==> flow/design.v <==
`timescale 1ns / 1ps
module top_module(
    input  wire        clkr,
    input  wire        rst,
    input  wire        rxr,
    input  wire [4:0]  btnr,
    output wire        spr,
    output wire [7:0]  hr,
    output wire [7:0]  mr,
    output wire [4:0]  date,
    output wire [4:0]  month,
    output wire [7:0]  year,
    output wire [6:0]  seg,
    output wire [3:0]  an,
    output wire        dp
);
    reg [4:0] btnr_prev;
    reg [4:0] btnr_sync;
    wire btn_time_edge;
    wire btn_date_edge;
    wire btn_stopwatch;
    wire btn_sw_reset;       
    wire btn_sw_startstop;   
    always @(posedge clkr) begin
        if (rst) begin
            btnr_sync <= 5'b0;
            btnr_prev <= 5'b0;
        end else begin
            btnr_sync <= btnr;
            btnr_prev <= btnr_sync;
        end
    end
    assign btn_time_edge = btnr_sync[0] && !btnr_prev[0];
    assign btn_date_edge = btnr_sync[1] && !btnr_prev[1];
    assign btn_stopwatch = btnr_sync[2];   
    assign btn_sw_reset = btnr_sync[3] && !btnr_prev[3];      
    assign btn_sw_startstop = btnr_sync[4] && !btnr_prev[4];  
    reg tx_start;
    reg [7:0] tx_data;
    wire tx_busy;
    wire tx_out;
    uart_tx #(
        .BAUD_RATE(9600),
        .CLOCK_FREQ(153_600)
    ) uart_tx_inst (
        .clk(clkr),
        .rst(rst),
        .tx_start(tx_start),
        .tx_data(tx_data),
        .tx(tx_out),
        .tx_busy(tx_busy)
    );
    assign spr = tx_out;
    reg [1:0] tx_state;
    localparam TX_IDLE = 0, TX_WAIT_BUSY = 1, TX_WAIT_DONE = 2;
    always @(posedge clkr) begin
        if (rst) begin
            tx_state <= TX_IDLE;
            tx_start <= 0;
        end else
        case(tx_state)
            TX_IDLE: begin
                tx_start <= 0;
                if (btn_time_edge) begin
                    tx_data <= 8'd0;
                    tx_start <= 1;
                    tx_state <= TX_WAIT_BUSY;
                end
                else if (btn_date_edge) begin
                    tx_data <= 8'd1;
                    tx_start <= 1;
                    tx_state <= TX_WAIT_BUSY;
                end
            end
            TX_WAIT_BUSY: begin
                tx_start <= 0;
                if (tx_busy) begin
                    tx_state <= TX_WAIT_DONE;
                end
            end
            TX_WAIT_DONE: begin
                if (!tx_busy) begin
                    tx_state <= TX_IDLE;
                end
            end
            default: tx_state <= TX_IDLE;
        endcase
    end
    wire rx_ready;
    wire [7:0] rx_data;
    uart_rx #(
        .BAUD_RATE(9600),
        .CLOCK_FREQ(153_600)
    ) uart_rx_inst (
        .clk(clkr),
        .rst(rst),
        .rx(rxr),
        .rx_ready(rx_ready),
        .rx_data(rx_data)
    );
    reg [2:0] rx_state;
    reg [1:0] byte_count;
    localparam RX_IDLE = 0, RX_TIME = 1, RX_DATE = 2;
    reg [7:0] hr_reg, mr_reg, sec_reg;
    reg [4:0] date_reg, month_reg;
    reg [7:0] year_reg;
    assign hr = hr_reg;
    assign mr = mr_reg;
    assign date = date_reg;
    assign month = month_reg;
    assign year = year_reg;
    reg [9:0] clk_1hz_counter;
    reg clk_1hz_pulse;
    always @(posedge clkr) begin
        if (rst) begin
            clk_1hz_counter <= 0;
            clk_1hz_pulse <= 0;
        end else if (clk_1hz_counter == 1_000 - 1) begin
            clk_1hz_counter <= 0;
            clk_1hz_pulse <= 1;
        end else begin
            clk_1hz_counter <= clk_1hz_counter + 1;
            clk_1hz_pulse <= 0;
        end
    end
    always @(posedge clkr) begin
        if (rst) begin
            rx_state <= RX_IDLE;
            byte_count <= 0;
            hr_reg <= 0;
            mr_reg <= 0;
            sec_reg <= 0;
            date_reg <= 0;
            month_reg <= 0;
            year_reg <= 0;
        end else
        case(rx_state)
            RX_IDLE: begin
                byte_count <= 0;
                if (btn_time_edge) begin
                    rx_state <= RX_TIME;
                end
                else if (btn_date_edge) begin
                    rx_state <= RX_DATE;
                end
                else if (clk_1hz_pulse) begin
                    if (sec_reg == 59) begin
                        sec_reg <= 0;
                        if (mr_reg == 59) begin
                            mr_reg <= 0;
                            if (hr_reg == 23) begin
                                hr_reg <= 0;
                            end else begin
                                hr_reg <= hr_reg + 1;
                            end
                        end else begin
                            mr_reg <= mr_reg + 1;
                        end
                    end else begin
                        sec_reg <= sec_reg + 1;
                    end
                end
            end
            RX_TIME: begin
                if (rx_ready) begin
                    case(byte_count)
                        2'd0: hr_reg <= rx_data;
                        2'd1: mr_reg <= rx_data;
                        2'd2: sec_reg <= rx_data;
                    endcase
                    if (byte_count == 2'd2) begin
                        rx_state <= RX_IDLE;
                    end else begin
                        byte_count <= byte_count + 1;
                    end
                end
            end
            RX_DATE: begin
                if (rx_ready) begin
                    case(byte_count)
                        2'd0: date_reg <= rx_data[4:0];
                        2'd1: month_reg <= rx_data[4:0];
                        2'd2: year_reg <= rx_data;
                    endcase
                    if (byte_count == 2'd2) begin
                        rx_state <= RX_IDLE;
                    end else begin
                        byte_count <= byte_count + 1;
                    end
                end
            end
            default: rx_state <= RX_IDLE;
        endcase
    end
    wire [6:0] seg_sw;
    wire [3:0] an_sw;
    wire dp_sw;
    stopwatch_simple sw_inst (
        .CLK100MHZ(clkr),
        .rst(rst),
        .btn_reset(btn_sw_reset),
        .btn_startstop(btn_sw_startstop),
        .seg(seg_sw),
        .an(an_sw),
        .dp(dp_sw)
    );
    wire [6:0] seg_time;
    wire [3:0] an_time;
    wire dp_time;
    reg display_mode;
    always @(posedge clkr) begin
        if (rst) begin
            display_mode <= 0;
        end else if (btn_time_edge) begin
            display_mode <= 0;   
        end else if (btn_date_edge) begin
            display_mode <= 1;   
        end
    end
    seven_seg_display display_inst (
        .clk(clkr),
        .rst(rst),
        .hr(hr_reg),
        .mr(mr_reg),
        .date(date_reg),
        .month(month_reg),
        .mode(display_mode),
        .seg(seg_time),
        .an(an_time),
        .dp(dp_time)
    );
    assign seg = btn_stopwatch ? seg_sw : seg_time;
    assign an = btn_stopwatch ? an_sw : an_time;
    assign dp = btn_stopwatch ? dp_sw : dp_time;
endmodule
module seven_seg_display(
    input wire clk,
    input wire rst,
    input wire [7:0] hr,
    input wire [7:0] mr,
    input wire [4:0] date,
    input wire [4:0] month,
    input wire mode,   
    output reg [6:0] seg,
    output reg [3:0] an,
    output wire dp
);
    assign dp = 1'b1;   
    wire [3:0] hr_tens = hr / 10;
    wire [3:0] hr_ones = hr % 10;
    wire [3:0] mr_tens = mr / 10;
    wire [3:0] mr_ones = mr % 10;
    wire [3:0] date_tens = date / 10;
    wire [3:0] date_ones = date % 10;
    wire [3:0] month_tens = month / 10;
    wire [3:0] month_ones = month % 10;
    reg [1:0] digit_select;
    reg [5:0] refresh_counter;
    always @(posedge clk) begin
        if (rst) begin
            refresh_counter <= 0;
            digit_select <= 0;
        end else begin
        refresh_counter <= refresh_counter + 1;
        if (refresh_counter == 50) begin
            refresh_counter <= 0;
            digit_select <= digit_select + 1;
        end
        end
    end
    reg [3:0] bcd_digit;
    always @(*) begin
        if (mode == 0) begin
            case(digit_select)
                2'b00: begin an = 4'b1110; bcd_digit = mr_ones; end
                2'b01: begin an = 4'b1101; bcd_digit = mr_tens; end
                2'b10: begin an = 4'b1011; bcd_digit = hr_ones; end
                2'b11: begin an = 4'b0111; bcd_digit = hr_tens; end
            endcase
        end else begin
            case(digit_select)
                2'b00: begin an = 4'b1110; bcd_digit = month_ones; end
                2'b01: begin an = 4'b1101; bcd_digit = month_tens; end
                2'b10: begin an = 4'b1011; bcd_digit = date_ones; end
                2'b11: begin an = 4'b0111; bcd_digit = date_tens; end
            endcase
        end
    end
    always @(*) begin
        case(bcd_digit)
            4'd0: seg = 7'b1000000;
            4'd1: seg = 7'b1111001;
            4'd2: seg = 7'b0100100;
            4'd3: seg = 7'b0110000;
            4'd4: seg = 7'b0011001;
            4'd5: seg = 7'b0010010;
            4'd6: seg = 7'b0000010;
            4'd7: seg = 7'b1111000;
            4'd8: seg = 7'b0000000;
            4'd9: seg = 7'b0010000;
            default: seg = 7'b1111111;
        endcase
    end
endmodule
module uart_tx #(
    parameter BAUD_RATE = 9600,
    parameter CLOCK_FREQ = 100_000_000
)(
    input wire clk,
    input wire rst,
    input wire tx_start,
    input wire [7:0] tx_data,
    output reg tx,
    output reg tx_busy
);
    localparam integer CLK_PER_BIT = CLOCK_FREQ / BAUD_RATE;
    reg [3:0] clk_count;
    reg [3:0] bit_index;
    reg [7:0] tx_data_reg;
    reg [2:0] state;
    localparam IDLE = 3'd0;
    localparam START_BIT = 3'd1;
    localparam DATA_BITS = 3'd2;
    localparam STOP_BIT = 3'd3;
    always @(posedge clk) begin
        if (rst) begin
            tx <= 1'b1;
            tx_busy <= 1'b0;
            state <= IDLE;
            clk_count <= 0;
            bit_index <= 0;
        end else
        case(state)
            IDLE: begin
                tx <= 1'b1;
                clk_count <= 0;
                bit_index <= 0;
                tx_busy <= 1'b0;
                if (tx_start) begin
                    tx_data_reg <= tx_data;
                    tx_busy <= 1'b1;
                    state <= START_BIT;
                end
            end
            START_BIT: begin
                tx <= 1'b0;
                if (clk_count < CLK_PER_BIT - 1) begin
                    clk_count <= clk_count + 1;
                end else begin
                    clk_count <= 0;
                    state <= DATA_BITS;
                end
            end
            DATA_BITS: begin
                tx <= tx_data_reg[bit_index];
                if (clk_count < CLK_PER_BIT - 1) begin
                    clk_count <= clk_count + 1;
                end else begin
                    clk_count <= 0;
                    if (bit_index < 7) begin
                        bit_index <= bit_index + 1;
                    end else begin
                        bit_index <= 0;
                        state <= STOP_BIT;
                    end
                end
            end
            STOP_BIT: begin
                tx <= 1'b1;
                if (clk_count < CLK_PER_BIT - 1) begin
                    clk_count <= clk_count + 1;
                end else begin
                    clk_count <= 0;
                    state <= IDLE;
                end
            end
            default: state <= IDLE;
        endcase
    end
endmodule
module uart_rx #(
    parameter BAUD_RATE = 9600,
    parameter CLOCK_FREQ = 100_000_000
)(
    input wire clk,
    input wire rst,
    input wire rx,
    output reg rx_ready,
    output reg [7:0] rx_data
);
    localparam integer CLK_PER_BIT = CLOCK_FREQ / BAUD_RATE;
    reg [3:0] clk_count;
    reg [3:0] bit_index;
    reg [7:0] rx_data_reg;
    reg [2:0] state;
    reg rx_sync, rx_prev;
    localparam IDLE = 3'd0;
    localparam START_BIT = 3'd1;
    localparam DATA_BITS = 3'd2;
    localparam STOP_BIT = 3'd3;
    always @(posedge clk) begin
        if (rst) begin
            rx_sync <= 1'b1;
            rx_prev <= 1'b1;
        end else begin
            rx_sync <= rx;
            rx_prev <= rx_sync;
        end
    end
    always @(posedge clk) begin
        rx_ready <= 1'b0;
        if (rst) begin
            rx_data <= 8'd0;
            state <= IDLE;
            clk_count <= 0;
            bit_index <= 0;
        end else
        case(state)
            IDLE: begin
                clk_count <= 0;
                bit_index <= 0;
                if (rx_prev == 1'b1 && rx_sync == 1'b0) begin
                    state <= START_BIT;
                end
            end
            START_BIT: begin
                if (clk_count < (CLK_PER_BIT / 2) - 1) begin
                    clk_count <= clk_count + 1;
                end else begin
                    clk_count <= 0;
                    if (rx_sync == 1'b0) begin
                        state <= DATA_BITS;
                    end else begin
                        state <= IDLE;
                    end
                end
            end
            DATA_BITS: begin
                if (clk_count < CLK_PER_BIT - 1) begin
                    clk_count <= clk_count + 1;
                end else begin
                    clk_count <= 0;
                    rx_data_reg[bit_index] <= rx_sync;
                    if (bit_index < 7) begin
                        bit_index <= bit_index + 1;
                    end else begin
                        bit_index <= 0;
                        state <= STOP_BIT;
                    end
                end
            end
            STOP_BIT: begin
                if (clk_count < CLK_PER_BIT - 1) begin
                    clk_count <= clk_count + 1;
                end else begin
                    clk_count <= 0;
                    rx_ready <= 1'b1;
                    rx_data <= rx_data_reg;
                    state <= IDLE;
                end
            end
            default: state <= IDLE;
        endcase
    end
endmodule
module stopwatch_simple(
    input  wire CLK100MHZ,
    input  wire rst,
    input  wire btn_reset,       
    input  wire btn_startstop,   
    output reg  [6:0] seg,
    output reg  [3:0] an,
    output wire dp
);
    assign dp = 1'b1;   
    reg running;
    always @(posedge CLK100MHZ) begin
        if (rst || btn_reset) begin
            running <= 0;   
        end else if (btn_startstop) begin
            running <= ~running;   
        end
    end
    reg [6:0] cnt;
    reg tick_10hz;
    always @(posedge CLK100MHZ) begin
        if (rst) begin
            cnt <= 0;
            tick_10hz <= 0;
        end else if (cnt == 100 - 1) begin   
            cnt <= 0;
            tick_10hz <= 1;
        end else begin
            cnt <= cnt + 1;
            tick_10hz <= 0;
        end
    end
    reg [5:0] seconds;   
    reg [5:0] minutes;   
    reg [3:0] centisec;  
    always @(posedge CLK100MHZ) begin
        if (rst || btn_reset) begin
            seconds <= 0;
            minutes <= 0;
            centisec <= 0;
        end else if (running && tick_10hz) begin
            if (centisec == 9) begin
                centisec <= 0;
                if (seconds == 59) begin
                    seconds <= 0;
                    if (minutes == 59) begin
                        minutes <= 0;
                    end else begin
                        minutes <= minutes + 1;
                    end
                end else begin
                    seconds <= seconds + 1;
                end
            end else begin
                centisec <= centisec + 1;
            end
        end
    end
    wire [3:0] s1 = seconds % 10;
    wire [3:0] s10 = seconds / 10;
    wire [3:0] m1 = minutes % 10;
    wire [3:0] m10 = minutes / 10;
    reg [1:0] sel;
    reg [5:0] refresh_cnt;
    always @(posedge CLK100MHZ) begin
        if (rst) begin
            refresh_cnt <= 0;
            sel <= 0;
        end else begin
        refresh_cnt <= refresh_cnt + 1;
        if (refresh_cnt == 50) begin
            refresh_cnt <= 0;
            sel <= sel + 1;
        end
        end
    end
    reg [3:0] digit;
    always @(*) begin
        case(sel)
            2'b00: begin an = 4'b1110; digit = s1; end    
            2'b01: begin an = 4'b1101; digit = s10; end   
            2'b10: begin an = 4'b1011; digit = m1; end    
            2'b11: begin an = 4'b0111; digit = m10; end   
        endcase
    end
    always @(*) begin
        case(digit)
            4'd0: seg = 7'b1000000;
            4'd1: seg = 7'b1111001;
            4'd2: seg = 7'b0100100;
            4'd3: seg = 7'b0110000;
            4'd4: seg = 7'b0011001;
            4'd5: seg = 7'b0010010;
            4'd6: seg = 7'b0000010;
            4'd7: seg = 7'b1111000;
            4'd8: seg = 7'b0000000;
            4'd9: seg = 7'b0010000;
            default: seg = 7'b1111111;
        endcase
    end
endmodule
# Reports on top_module
# Tool output for the design above, in the order of the flow.
# Line numbers count from 1 in the design file above.
# Operators: Yosys type, input widths -> output width; for muxes data width and select width s.
# Cell names lack the library's common part.
# A cell with -- has no value.
# inputs
top_module	top_module
clk_port	clkr
lib	sky130hd
corner	tt_025C_1v80

# Elaborated design
# Source: Yosys, flattened and elaborated, memories not mapped. Widths are those after wreduce. Registers that Yosys merges into a memory's read port (data or address) are not register bits. Print and check cells do not count. Equal cells are merged and count once.
# Yosys's memory passes give these memory sizes; they may raise the number of words (mostly to a power of two), join words into wider ones and drop unused or constant bits.
# bits
reg_bits	158
word_cells	279
n_memories	2
input_bits	8
rom_bits	224
output_inout_bits	47
# op_classes
bitwise	8
n_eq	54
shifts	3
reduce_logical	56
n_cmp	5
n_addsub	18
div_mod_pow	12
muxes	81
# memory_table
name	size	word_bits	read_ports	wr	line	source
(no name shown)	16	7	1	0	290	case(bcd_digit)
(no name shown)	16	7	1	0	552	case(digit)
# op_table
op	count
$div 5x4->32 const B	2
$mod 5x4->32 const B	2
$div 6x4->32 const B	2
$mod 6x4->32 const B	2
$div 8x4->32 const B	2
$mod 8x4->32 const B	2
$mux 8	21
$pmux 4 s4	5
$pmux 8 s2	3
$mux 3	14
$mux 4	10
$ne 2x2->1 const B	19
$reduce_and 3->1	10
$add 6x1->6 const B	4
$eq 6x6->1 const B	4
$add 8x1->8 const B	3
$pmux 3 s4	2
$pmux 4 s2	3
$add 4x1->4 const B	5
$reduce_or 2->1	9
$eq 8x6->1 const B	2
$eq 3x2->1 const B	5
$mux 2	7
$eq 2x2->1 const B	6
$lt 4x3->1 const B	3
$pmux 4 s3	1
$mux 6	2
$add 10x1->10 const B	1
# Not listed: further kinds 40, cells in them 86.

# Logic depth
# Depth = most cells in a row (Yosys ltp): at word level without a register or memory, in the mapped netlist without a sequential cell, where the memories' decode and read muxes count.
# logic_depth
depth_word	8
ABC_AREA	0
mapped_depth	24
mapped_depth_nobuf	22

# After synthesis
# Source: synth_stat.txt of the flow (Yosys; design flattened, memories mapped). It holds for the ABC_AREA given above (unset counts as 0); a run with the other value may have another netlist.
# Totals and module areas in this step are rounded.
# mapped
area_mm2	0.01027
buffers	57
seqArea_mm2	0.003303
ffs	160
cell_count	1255
# types
cell	count	area_total_um2
dfxtp_1	150	3002.88
mux2i_1	70	700.672
ha_1	55	688.16
nor2_1	180	675.648
nand2_1	106	397.882
a21oi_1	78	390.374
o21ai_0	71	355.341
edfxtp_1	10	300.288
mux2_2	20	225.216
nand3_1	45	225.216
xor2_1	21	183.926
inv_1	43	161.405
a22oi_1	21	157.651
xnor2_1	18	157.651
a211oi_1	20	150.144
nor2b_1	24	150.144
nor3_1	27	135.13
clkbuf_1	31	116.362
# Not listed: further types 75, cells in them 265.
# The figures by module come from a second, unflattened synthesis with its own total; it is not the netlist above.
# hier_totals
cells_unflattened	1270
hier_area_mm2	0.01098
# Rows give one instance, submodules left out.
# by_module
module	mod_seq_area_mm2	instances	area_mm2	cells
top_module	0.001471	1	0.003498	390
stopwatch_simple	0.0006606	1	0.00272	331
seven_seg_display	0.0001602	1	0.002361	322
uart_rx	0.0007007	1	0.001451	139
uart_tx	0.0005205	1	0.0009472	88

# Worst setup path after synthesis
# OpenSTA on the mapped netlist: ideal clock, no wires. The path of least setup slack (recovery checks aside). Input and output delay are each 20% of the period. Register names are those of the netlist, which keeps one name where synthesis merged equal registers.
# synth_timing
path_type	flip-flop to output port
start	register display_mode
end	output port seg[1]
delay_ps	5088
path_slack_ps	2912
arrival_time_ps	5088
n_path_buf	4
tclk_ps	10000
launch_ps	0
required_time_ps	8000
out_delay_ps	2000
stages	23
period_less_setup_slack_ps	7088
# "delay_ps" = arrival - input delay + setup time.
# A path that ends at an output port has no setup time.
# "stages": output pins that drive a net of the path, with the launching flip-flop's if there is one; two outputs of one cell count as two.
# "period_less_setup_slack_ps" = period - worst setup slack (recovery checks aside). The figure is calculated, with input and output delays left at 20% of the set period.
# The rows between start and end are the longest chain of elaborated cells between them; the timing report does not say that the signal goes this way. Where chains are equally long, one stands for them.
# A line is the first line of the expression or statement that the cell stems from. Yosys adds cells for indexed reads and writes and turns some case tables into memories.
# The chain passes a memory read, where the word-level depth is cut; so it can be longer than that depth.
# At most two assigning lines are given for a register; there are more.
# synth_via
cell_sequence	dfxtp_1 > buf_6 > buf_6 > clkbuf_1 > buf_1 > or2_2 > ha_1 > o21bai_2 > ha_1 > nor3_2 > a31oi_4 > a32o_1 > a211oi_1 > nor2_2 > o311a_1 > o21ai_0 > nand2_1 > nor2_1 > xnor2_1 > mux2_2 > ha_1 > nand2b_1 > a221oi_1
elab_chain_cells	3
cells_between	3
lines_between	3
classes_between	2 x mux; 1 x memory
# synth_lines
item	line	source
start, declared	210	reg display_mode;
start, assigned	213	display_mode <= 0;
start, assigned	215	display_mode <= 0;
$mux 4	273	if (mode == 0) begin
$mem_v2 16x7	290	case(bcd_digit)
$mux 7	232	assign seg = btn_stopwatch ? seg_sw : seg_time;
end, declared	13	output wire [6:0]  seg,

# Timing after layout
# Path of least setup slack in the final report of entry A (OpenROAD, finished layout, wires in). Where an end is a register, its clock arrival counts in the times.
# The path's times are printed in steps of 10 ps; the period is the one set.
# layout_timing
path_type	flip-flop to output port
start	register display_inst.digit_select[0]
end	output port seg[1]
path_slack_ps	620
arrival_time_ps	6410
launch_ps	400
out_delay_ps	1760
stages	18
required_time_ps	7030
tclk_ps	8790
n_path_buf	1
# The rows between start and end are the longest chain of elaborated cells between them; the timing report does not say that the signal goes this way. Where chains are equally long, one stands for them.
# The chain passes a memory read, where the word-level depth is cut; so it can be longer than that depth.
# layout_via
cell_sequence	dfxtp_1 > ha_1 > mux2_2 > nand2b_1 > inv_1 > ha_1 > a2111oi_1 > a21oi_1 > nor2_1 > a21oi_1 > o221ai_1 > o211ai_1 > or3_1 > o32ai_1 > ha_1 > nand2b_1 > a221oi_1 > clkdlybuf4s50_1
elab_chain_cells	5
cells_between	9
classes_between	3 x eq/ne; 4 x mux; 1 x reduce/logical; 1 x memory
# layout_lines
item	line	source
start, declared	257	reg [1:0] digit_select;
start, assigned	262	digit_select <= 0;
start, assigned	267	digit_select <= digit_select + 1;
$eq 2x2->1	274	case(digit_select)
$pmux 4 s4	274
$mux 4	273	if (mode == 0) begin
$mem_v2 16x7	290	case(bcd_digit)
$mux 7	232	assign seg = btn_stopwatch ? seg_sw : seg_time;
end, declared	13	output wire [6:0]  seg,

# Measured results for top_module: 3 stored runs of the Yosys and OpenROAD flow on sky130hd. The settings differ; the order carries no meaning. The constraints put input and output delay at 20% of the set period each and load the outputs with 0.01 pF.
# "critical_path_time_ps" = time allowed to the worst setup path (clock period - input delay - output delay, where it has them) - its slack; a late launch clock adds to it, a late capture clock takes from it.
# "critical_path_time_ps" is given in steps of 10 ps.
# Results are given in rounded form.
# A setting shown as . is not set for that run.
stored run	CORE_UTILIZATION	period_ns	CAP_MARGIN	CORE_MARGIN	SLEW_MARGIN	CELL_PAD_IN_SITES_DETAIL_PLACEMENT	CELL_PAD_IN_SITES_GLOBAL_PLACEMENT	CTS_CLUSTER_SIZE	MIN_ROUTING_LAYER	SETUP_SLACK_MARGIN	critical_path_time_ps	worstPathKind	worst_setup_slack_ps	synthesis_area_mm2	die_mm2	final_util_pct	holdWs_ps	final_setup_tns_ps
entry A	66	8.79	20	2	20	.	.	.	.	.	6410	flip-flop to output port	617	0.01027	0.01657	74.7	431	0
entry B	40	10.0	20	2	20	.	.	.	.	.	6680	flip-flop to output port	1321	0.01027	0.02697	45.8	427	0
entry C	29	13.2	20	8	20	2	2	48	met1	1.98	6830	flip-flop to output port	3729	0.01027	0.04169	33.2	436	0
